==> flow/design.v <==
module non_restoring_divider #(
    parameter DATA_WIDTH = 32
) (
    input  logic                    clk_i,
    input  logic                    clk_en_i,
    input  logic                    rst_n_i,
    input  logic [DATA_WIDTH - 1:0] dividend_i,
    input  logic [DATA_WIDTH - 1:0] divisor_i,
    input  logic                    data_valid_i,
    output logic [DATA_WIDTH - 1:0] quotient_o,
    output logic [DATA_WIDTH - 1:0] remainder_o,
    output logic                    divide_by_zero_o,
    output logic                    data_valid_o,
    output logic                    idle_o
);
    localparam COUNTER_WIDTH = $clog2(DATA_WIDTH);
    typedef enum logic [1:0] {IDLE, DIVIDE, RESTORE} fsm_state_t;
    typedef struct packed {
        logic                    rem_sign;
        logic [DATA_WIDTH - 1:0] remainder;
        logic [DATA_WIDTH - 1:0] quotient;
    } result_t;
    fsm_state_t state_CRT, state_NXT;
        always_ff @(posedge clk_i) begin : state_register
            if (!rst_n_i) begin
                state_CRT <= IDLE;
            end else if (clk_en_i) begin
                state_CRT <= state_NXT;
            end
        end : state_register
    result_t partial_CRT, partial_NXT;
    logic [DATA_WIDTH - 1:0] divisor_CRT, divisor_NXT;
        always_ff @(posedge clk_i) begin : datapath_register
            if (clk_en_i) begin
                partial_CRT <= partial_NXT;
                divisor_CRT <= divisor_NXT;
            end
        end : datapath_register
    logic [COUNTER_WIDTH - 1:0] iter_count_CRT, iter_count_NXT;
        always_ff @(posedge clk_i) begin : counter 
            if (clk_en_i) begin
                iter_count_CRT <= iter_count_NXT;
            end
        end : counter 
    logic divide_by_zero_CRT, divide_by_zero_NXT;
        always_ff @(posedge clk_i) begin : status_register
            if (!rst_n_i) begin
                divide_by_zero_CRT <= 1'b0;
            end else if (clk_en_i) begin
                divide_by_zero_CRT <= divide_by_zero_NXT;
            end
        end : status_register
    result_t pair_shifted;
        always_comb begin : fsm_logic 
            divide_by_zero_NXT = divide_by_zero_CRT;
            iter_count_NXT = iter_count_CRT;
            partial_NXT = partial_CRT;
            divisor_NXT = divisor_CRT;
            state_NXT = state_CRT;
            pair_shifted = 'b0;
            remainder_o = partial_CRT.remainder;
            data_valid_o = 1'b0;
            idle_o = 1'b0;
            case (state_CRT) 
                IDLE: begin 
                    if (data_valid_i) begin
                        state_NXT = DIVIDE;
                    end
                    divide_by_zero_NXT = (divisor_i == '0);
                    partial_NXT.rem_sign = 1'b0;
                    partial_NXT.quotient = dividend_i;
                    partial_NXT.remainder = '0;
                    divisor_NXT = divisor_i;
                    iter_count_NXT = '0;
                    idle_o = 1'b1;
                end
                DIVIDE: begin
                    state_NXT = (iter_count_CRT == (DATA_WIDTH - 1)) ? RESTORE : state_CRT;
                    iter_count_NXT = iter_count_CRT + 1;
                    pair_shifted = partial_CRT << 1; 
                    if (partial_CRT.rem_sign) begin
                        {partial_NXT.rem_sign, partial_NXT.remainder} = {pair_shifted.rem_sign, pair_shifted.remainder} + divisor_CRT;
                    end else begin
                        {partial_NXT.rem_sign, partial_NXT.remainder} = {pair_shifted.rem_sign, pair_shifted.remainder} - divisor_CRT;
                    end
                    partial_NXT.quotient = {pair_shifted.quotient[DATA_WIDTH - 1:1], !partial_NXT.rem_sign};
                end
                RESTORE: begin
                    state_NXT = IDLE;
                    data_valid_o = 1'b1;
                    idle_o = 1'b0;
                    if (partial_CRT.rem_sign) begin
                        {partial_NXT.rem_sign, partial_NXT.remainder} = {partial_CRT.rem_sign, partial_CRT.remainder} + divisor_CRT;
                    end
                    remainder_o = partial_NXT.remainder;
                end
            endcase
        end : fsm_logic
    assign quotient_o = partial_CRT.quotient;
    assign divide_by_zero_o = divide_by_zero_CRT;
endmodule
==> Step by step through the tools: non_restoring_divider <==
What the tools print for non_restoring_divider, step after step.
Lines are those of the file above, counted from 1.
Operators carry their Yosys type and port widths (W data, S select, Z words).
{ "design": {"top": "non_restoring_divider", "clock_port": "clk_i", "cell_library": "sky130hd", "corner": "tt_025C_1v80"} }

==> Word level <==
Counts by Yosys on the flattened word-level netlist (proc, flatten, opt, wreduce; memories kept). Register bits leave out memories and registers merged into their read ports (data or address). Print and check cells are left out. Cells with the same type and inputs are merged into one.
{ "word_totals": {"reg_bits": 105, "inputBits": 68, "output_inout_bits": 67} }
{ "classes": {"n_addsub": 4, "equal": 5, "mux": 13, "reduce_and_logical": 9} }
{ "op_table": {"columns": ["operator", "n"], "rows": [
  ["$mux W33", 3],
  ["$pmux W32 S3", 1],
  ["$add A33 B32 Y33", 2],
  ["$pmux W32 S2", 1],
  ["$sub A33 B32 Y33", 1],
  ["$logic_not A32 Y1", 1],
  ["$mux W32", 1],
  ["$pmux W5 S2", 1],
  ["$reduce_and A2 Y1", 3],
  ["$pmux W2 S3", 1],
  ["$add A5 B1 Y5 const B", 1],
  ["$eq A5 B5 Y1 const B", 1],
  ["$ne A2 B2 Y1 const B", 2],
  ["$reduce_and A4 Y1", 1],
  ["$mux W2", 2],
  ["$reduce_bool A3 Y1", 1],
  ["$pmux W1 S3", 1],
  ["$eq A2 B1 Y1 const B", 1],
  ["$eq A2 B2 Y1 const B", 1],
  ["$logic_not A2 Y1", 1],
  ["$reduce_bool A2 Y1", 1],
  ["$mux W1", 2],
  ["$logic_not A1 Y1", 1]
]} }

==> Depth <==
Longest topological path by Yosys (ltp), each cell counted once; first at word level (registers and memories cut), then after technology mapping (sequential cells cut; the memories' decode and read muxes count).
{ "logic_depth": {"ltp_word": 5, "ABC_AREA": 0, "depth_mapped": 19, "depth_no_buf": 19} }

==> After synthesis <==
Yosys stat after the flow's synthesis: flattened, memories mapped to cells. It holds for the ABC_AREA given above (unset counts as 0); a run with the other value may have another netlist.
Totals and module areas in this step are rounded.
{ "types": {"columns": ["cell_type", "n", "type_area_um2"], "rows": [
  ["sky130_fd_sc_hd__edfxtp_1", 102, 3.06E+03],
  ["sky130_fd_sc_hd__ha_1", 68, 850.816],
  ["sky130_fd_sc_hd__xor2_1", 48, 420.403],
  ["sky130_fd_sc_hd__mux2_2", 35, 394.128],
  ["sky130_fd_sc_hd__nand2_1", 102, 382.867],
  ["sky130_fd_sc_hd__a21oi_1", 76, 380.365],
  ["sky130_fd_sc_hd__xnor2_1", 36, 315.302],
  ["sky130_fd_sc_hd__o21ai_0", 60, 300.288],
  ["sky130_fd_sc_hd__buf_4", 32, 240.23],
  ["sky130_fd_sc_hd__nor2_1", 60, 225.216],
  ["sky130_fd_sc_hd__a21o_1", 25, 187.68],
  ["sky130_fd_sc_hd__inv_1", 32, 120.115],
  ["sky130_fd_sc_hd__nor3_1", 20, 100.096],
  ["sky130_fd_sc_hd__nand3_1", 19, 95.091],
  ["sky130_fd_sc_hd__clkbuf_1", 25, 93.84],
  ["sky130_fd_sc_hd__mux2i_1", 9, 90.086],
  ["sky130_fd_sc_hd__dfxtp_1", 4, 80.077],
  ["sky130_fd_sc_hd__nor4_1", 12, 75.072]
]} }
Not listed: further types 49, cells in them 168.
{ "synth_totals": {"cells": 933, "area_um2": 8700, "seq_area_um2": 3100, "flip_flops": 106, "n_buf": 63} }

==> Path before layout <==
OpenSTA on the mapped netlist: ideal clock, no wires. The path of least setup slack (recovery checks aside). Input and output delay are each 20% of the period. Register names are those of the netlist, which keeps one name where synthesis merged equal registers.
{ "synth_timing": {"path_type": "register -> output", "start": "reg partial_CRT", "end": "out remainder_o[30]", "tclk_ns": 6.0, "output_delay_ns": 1.200, "launch_ns": 0.000, "t_arrival_ns": 2.727, "slack_ns": 2.073, "delay_ns": 2.727, "driving_pins": 12, "n_path_buf": 0, "period_less_setup_slack_ns": 3.927} }
"delay_ns" is the arrival time less input delay plus setup time.
At an output port there is no setup time.
"driving_pins" counts driving pins, that of a launching flip-flop among them; a cell with two outputs on the path counts twice.
"period_less_setup_slack_ns" = period - worst setup slack (recovery checks aside). The figure is calculated, with input and output delays left at 20% of the set period.
Where an end lacks its bit number, it is one bit of the signal, or one of the new flip-flops if synthesis recoded a state register.
The rows between start and end are the longest chain of elaborated cells between them; the timing report does not say that the signal goes this way. Where chains are equally long, one stands for them.
Each line given opens the expression or statement behind the cell; cells for indexed reads and writes are added by Yosys, which also makes memories of some case tables.
{ "synth_via": {"cell_sequence": "sky130_fd_sc_hd__edfxtp_1 sky130_fd_sc_hd__ha_1 sky130_fd_sc_hd__fa_1 sky130_fd_sc_hd__a211oi_1 sky130_fd_sc_hd__o21ai_0 sky130_fd_sc_hd__a21oi_1 sky130_fd_sc_hd__o21ai_1 sky130_fd_sc_hd__o211ai_2 sky130_fd_sc_hd__nand2_1 sky130_fd_sc_hd__a221oi_1 sky130_fd_sc_hd__xnor2_1 sky130_fd_sc_hd__a221o_1", "elab_chain_cells": 3} }
{ "synth_lines": {"columns": ["item", "line", "rtl"], "rows": [
  ["from (decl)", 31, "result_t partial_CRT, partial_NXT;"],
  ["from (assign)", 35, "partial_CRT <= partial_NXT;"],
  ["$add A33 B32 Y33", 93, "{partial_NXT.rem_sign, partial_NXT.remainder} = {partial_CRT.rem_sign, partial_CRT.remainder} + divisor_CRT;"],
  ["$mux W33", 92, "if (partial_CRT.rem_sign) begin"],
  ["$mux W32", 64, "case (state_CRT)"],
  ["to (decl)", 11, "output logic [DATA_WIDTH - 1:0] remainder_o,"]
]} }

==> Timing after layout <==
Path of least setup slack in the final report of record 1 (OpenROAD, finished layout, wires in). Where an end is a register, its clock arrival counts in the times.
{ "layout_timing": {"path_type": "register -> output", "start": "reg partial_CRT", "end": "out remainder_o[31]", "tclk_ns": 5.24, "output_delay_ns": 1.05, "launch_ns": 0.35, "t_arrival_ns": 3.98, "slack_ns": 0.21, "driving_pins": 12, "n_path_buf": 1} }
Where an end lacks its bit number, it is one bit of the signal, or one of the new flip-flops if synthesis recoded a state register.
The rows between start and end are the longest chain of elaborated cells between them; the timing report does not say that the signal goes this way. Where chains are equally long, one stands for them.
{ "layout_via": {"cell_sequence": "sky130_fd_sc_hd__edfxtp_1 sky130_fd_sc_hd__ha_1 sky130_fd_sc_hd__a21oi_1 sky130_fd_sc_hd__nor2_1 sky130_fd_sc_hd__nor3_1 sky130_fd_sc_hd__o311ai_1 sky130_fd_sc_hd__a31oi_2 sky130_fd_sc_hd__o21ai_0 sky130_fd_sc_hd__a21bo_2 sky130_fd_sc_hd__xnor2_1 sky130_fd_sc_hd__o221ai_1 sky130_fd_sc_hd__clkdlybuf4s50_1", "elab_chain_cells": 3} }
{ "layout_lines": {"columns": ["item", "line", "rtl"], "rows": [
  ["from (decl)", 31, "result_t partial_CRT, partial_NXT;"],
  ["from (assign)", 35, "partial_CRT <= partial_NXT;"],
  ["$add A33 B32 Y33", 93, "{partial_NXT.rem_sign, partial_NXT.remainder} = {partial_CRT.rem_sign, partial_CRT.remainder} + divisor_CRT;"],
  ["$mux W33", 92, "if (partial_CRT.rem_sign) begin"],
  ["$mux W32", 64, "case (state_CRT)"],
  ["to (decl)", 11, "output logic [DATA_WIDTH - 1:0] remainder_o,"]
]} }

Data sheet: physical implementation of non_restoring_divider

Settings and measured results of 5 stored flow runs for module non_restoring_divider (sky130hd), not sorted in any way. The constraints put input and output delay at 20% of the set period each and load the outputs with 0.01 pF.
"reached clock period" means the clock period less the worst setup slack. The figure is calculated, with input and output delays left at 20% of the set period.
By "critical path time" is meant the share of the clock period that the worst setup path is allowed (20% is reserved at inputs, 20% at outputs), minus its slack. Clock arrival times at its registers enter into it.
"total design power": no workload was simulated; the value follows from the tool's default switching activity.
The measured numbers are rounded.

==> record 1: settings <==
{ "CORE_UTILIZATION": 58, "period_ns": 5.24, "CAP_MARGIN": 20, "CORE_MARGIN": 2, "SLEW_MARGIN": 20 }
==> record 1: results <==
reached clock period: 5.032 ns
critical path time: 3.98 ns
kind of the worst setup path: register -> output
synthesized cell area: 8700 um^2
std-cell area (final layout): 10000 um^2
total negative setup slack: 0.000 ns
worst hold slack after layout: 0.53 ns
die footprint: 16000 um^2
total design power: 3000 µW
smallest setup slack: 0.21 ns

==> record 2: settings <==
{ "ABC_AREA": 1, "CAP_MARGIN": 0, "CELL_PAD_IN_SITES_DETAIL_PLACEMENT": 2, "CELL_PAD_IN_SITES_GLOBAL_PLACEMENT": 0, "CORE_ASPECT_RATIO": 1.06, "CORE_MARGIN": 10, "CORE_UTILIZATION": 36, "CTS_CLUSTER_DIAMETER": 41, "GPL_TIMING_DRIVEN": 0, "SLEW_MARGIN": 5, "TNS_END_PERCENT": 70, "period_ns": 8.88 }
==> record 2: results <==
reached clock period: 5.442 ns
critical path time: 3.67 ns
kind of the worst setup path: register -> output
synthesized cell area: 11000 um^2
std-cell area (final layout): 13000 um^2
total negative setup slack: 0.000 ns
worst hold slack after layout: 0.52 ns
die footprint: 37000 um^2
total design power: 2100 µW
smallest setup slack: 3.4 ns

==> record 3: settings <==
{ "CAP_MARGIN": 0, "CELL_PAD_IN_SITES_DETAIL_PLACEMENT": 2, "CELL_PAD_IN_SITES_GLOBAL_PLACEMENT": 0, "CORE_ASPECT_RATIO": 1.06, "CORE_MARGIN": 10, "CORE_UTILIZATION": 36, "CTS_CLUSTER_DIAMETER": 239, "GPL_TIMING_DRIVEN": 0, "SLEW_MARGIN": 5, "TNS_END_PERCENT": 10, "period_ns": 8.88 }
==> record 3: results <==
reached clock period: 6.676 ns
critical path time: 4.90 ns
kind of the worst setup path: register -> output
synthesized cell area: 8700 um^2
std-cell area (final layout): 11000 um^2
total negative setup slack: 0.000 ns
worst hold slack after layout: 0.55 ns
die footprint: 31000 um^2
total design power: 1900 µW
smallest setup slack: 2.2 ns

==> record 4: settings <==
{ "ABC_AREA": 0, "CELL_PAD_IN_SITES_GLOBAL_PLACEMENT": 0, "CORE_MARGIN": 2, "CORE_UTILIZATION": 32, "GPL_TIMING_DRIVEN": 1, "HOLD_SLACK_MARGIN": 0.02, "PLACE_DENSITY_LB_ADDON": 0.09, "period_ns": 3.06, "CAP_MARGIN": 20, "SLEW_MARGIN": 20 }
==> record 4: results <==
reached clock period: 4.054 ns
critical path time: 4.05 ns
kind of the worst setup path: register -> register
synthesized cell area: 8700 um^2
std-cell area (final layout): 14000 um^2
total negative setup slack: -34 ns
worst hold slack after layout: 0.53 ns
die footprint: 29000 um^2
total design power: 6700 µW
smallest setup slack: -0.99 ns

==> record 5: settings <==
{ "CELL_PAD_IN_SITES_DETAIL_PLACEMENT": 1, "CELL_PAD_IN_SITES_GLOBAL_PLACEMENT": 1, "CORE_UTILIZATION": 18, "PLACE_DENSITY_LB_ADDON": 0.3, "SETUP_SLACK_MARGIN": 1.1, "TNS_END_PERCENT": 40, "period_ns": 7.56, "CAP_MARGIN": 20, "CORE_MARGIN": 2, "SLEW_MARGIN": 20 }
==> record 5: results <==
reached clock period: 5.613 ns
critical path time: 4.10 ns
kind of the worst setup path: register -> output
synthesized cell area: 8700 um^2
std-cell area (final layout): 11000 um^2
total negative setup slack: 0.000 ns
worst hold slack after layout: 0.53 ns
die footprint: 50000 um^2
total design power: 2100 µW
smallest setup slack: 1.9 ns
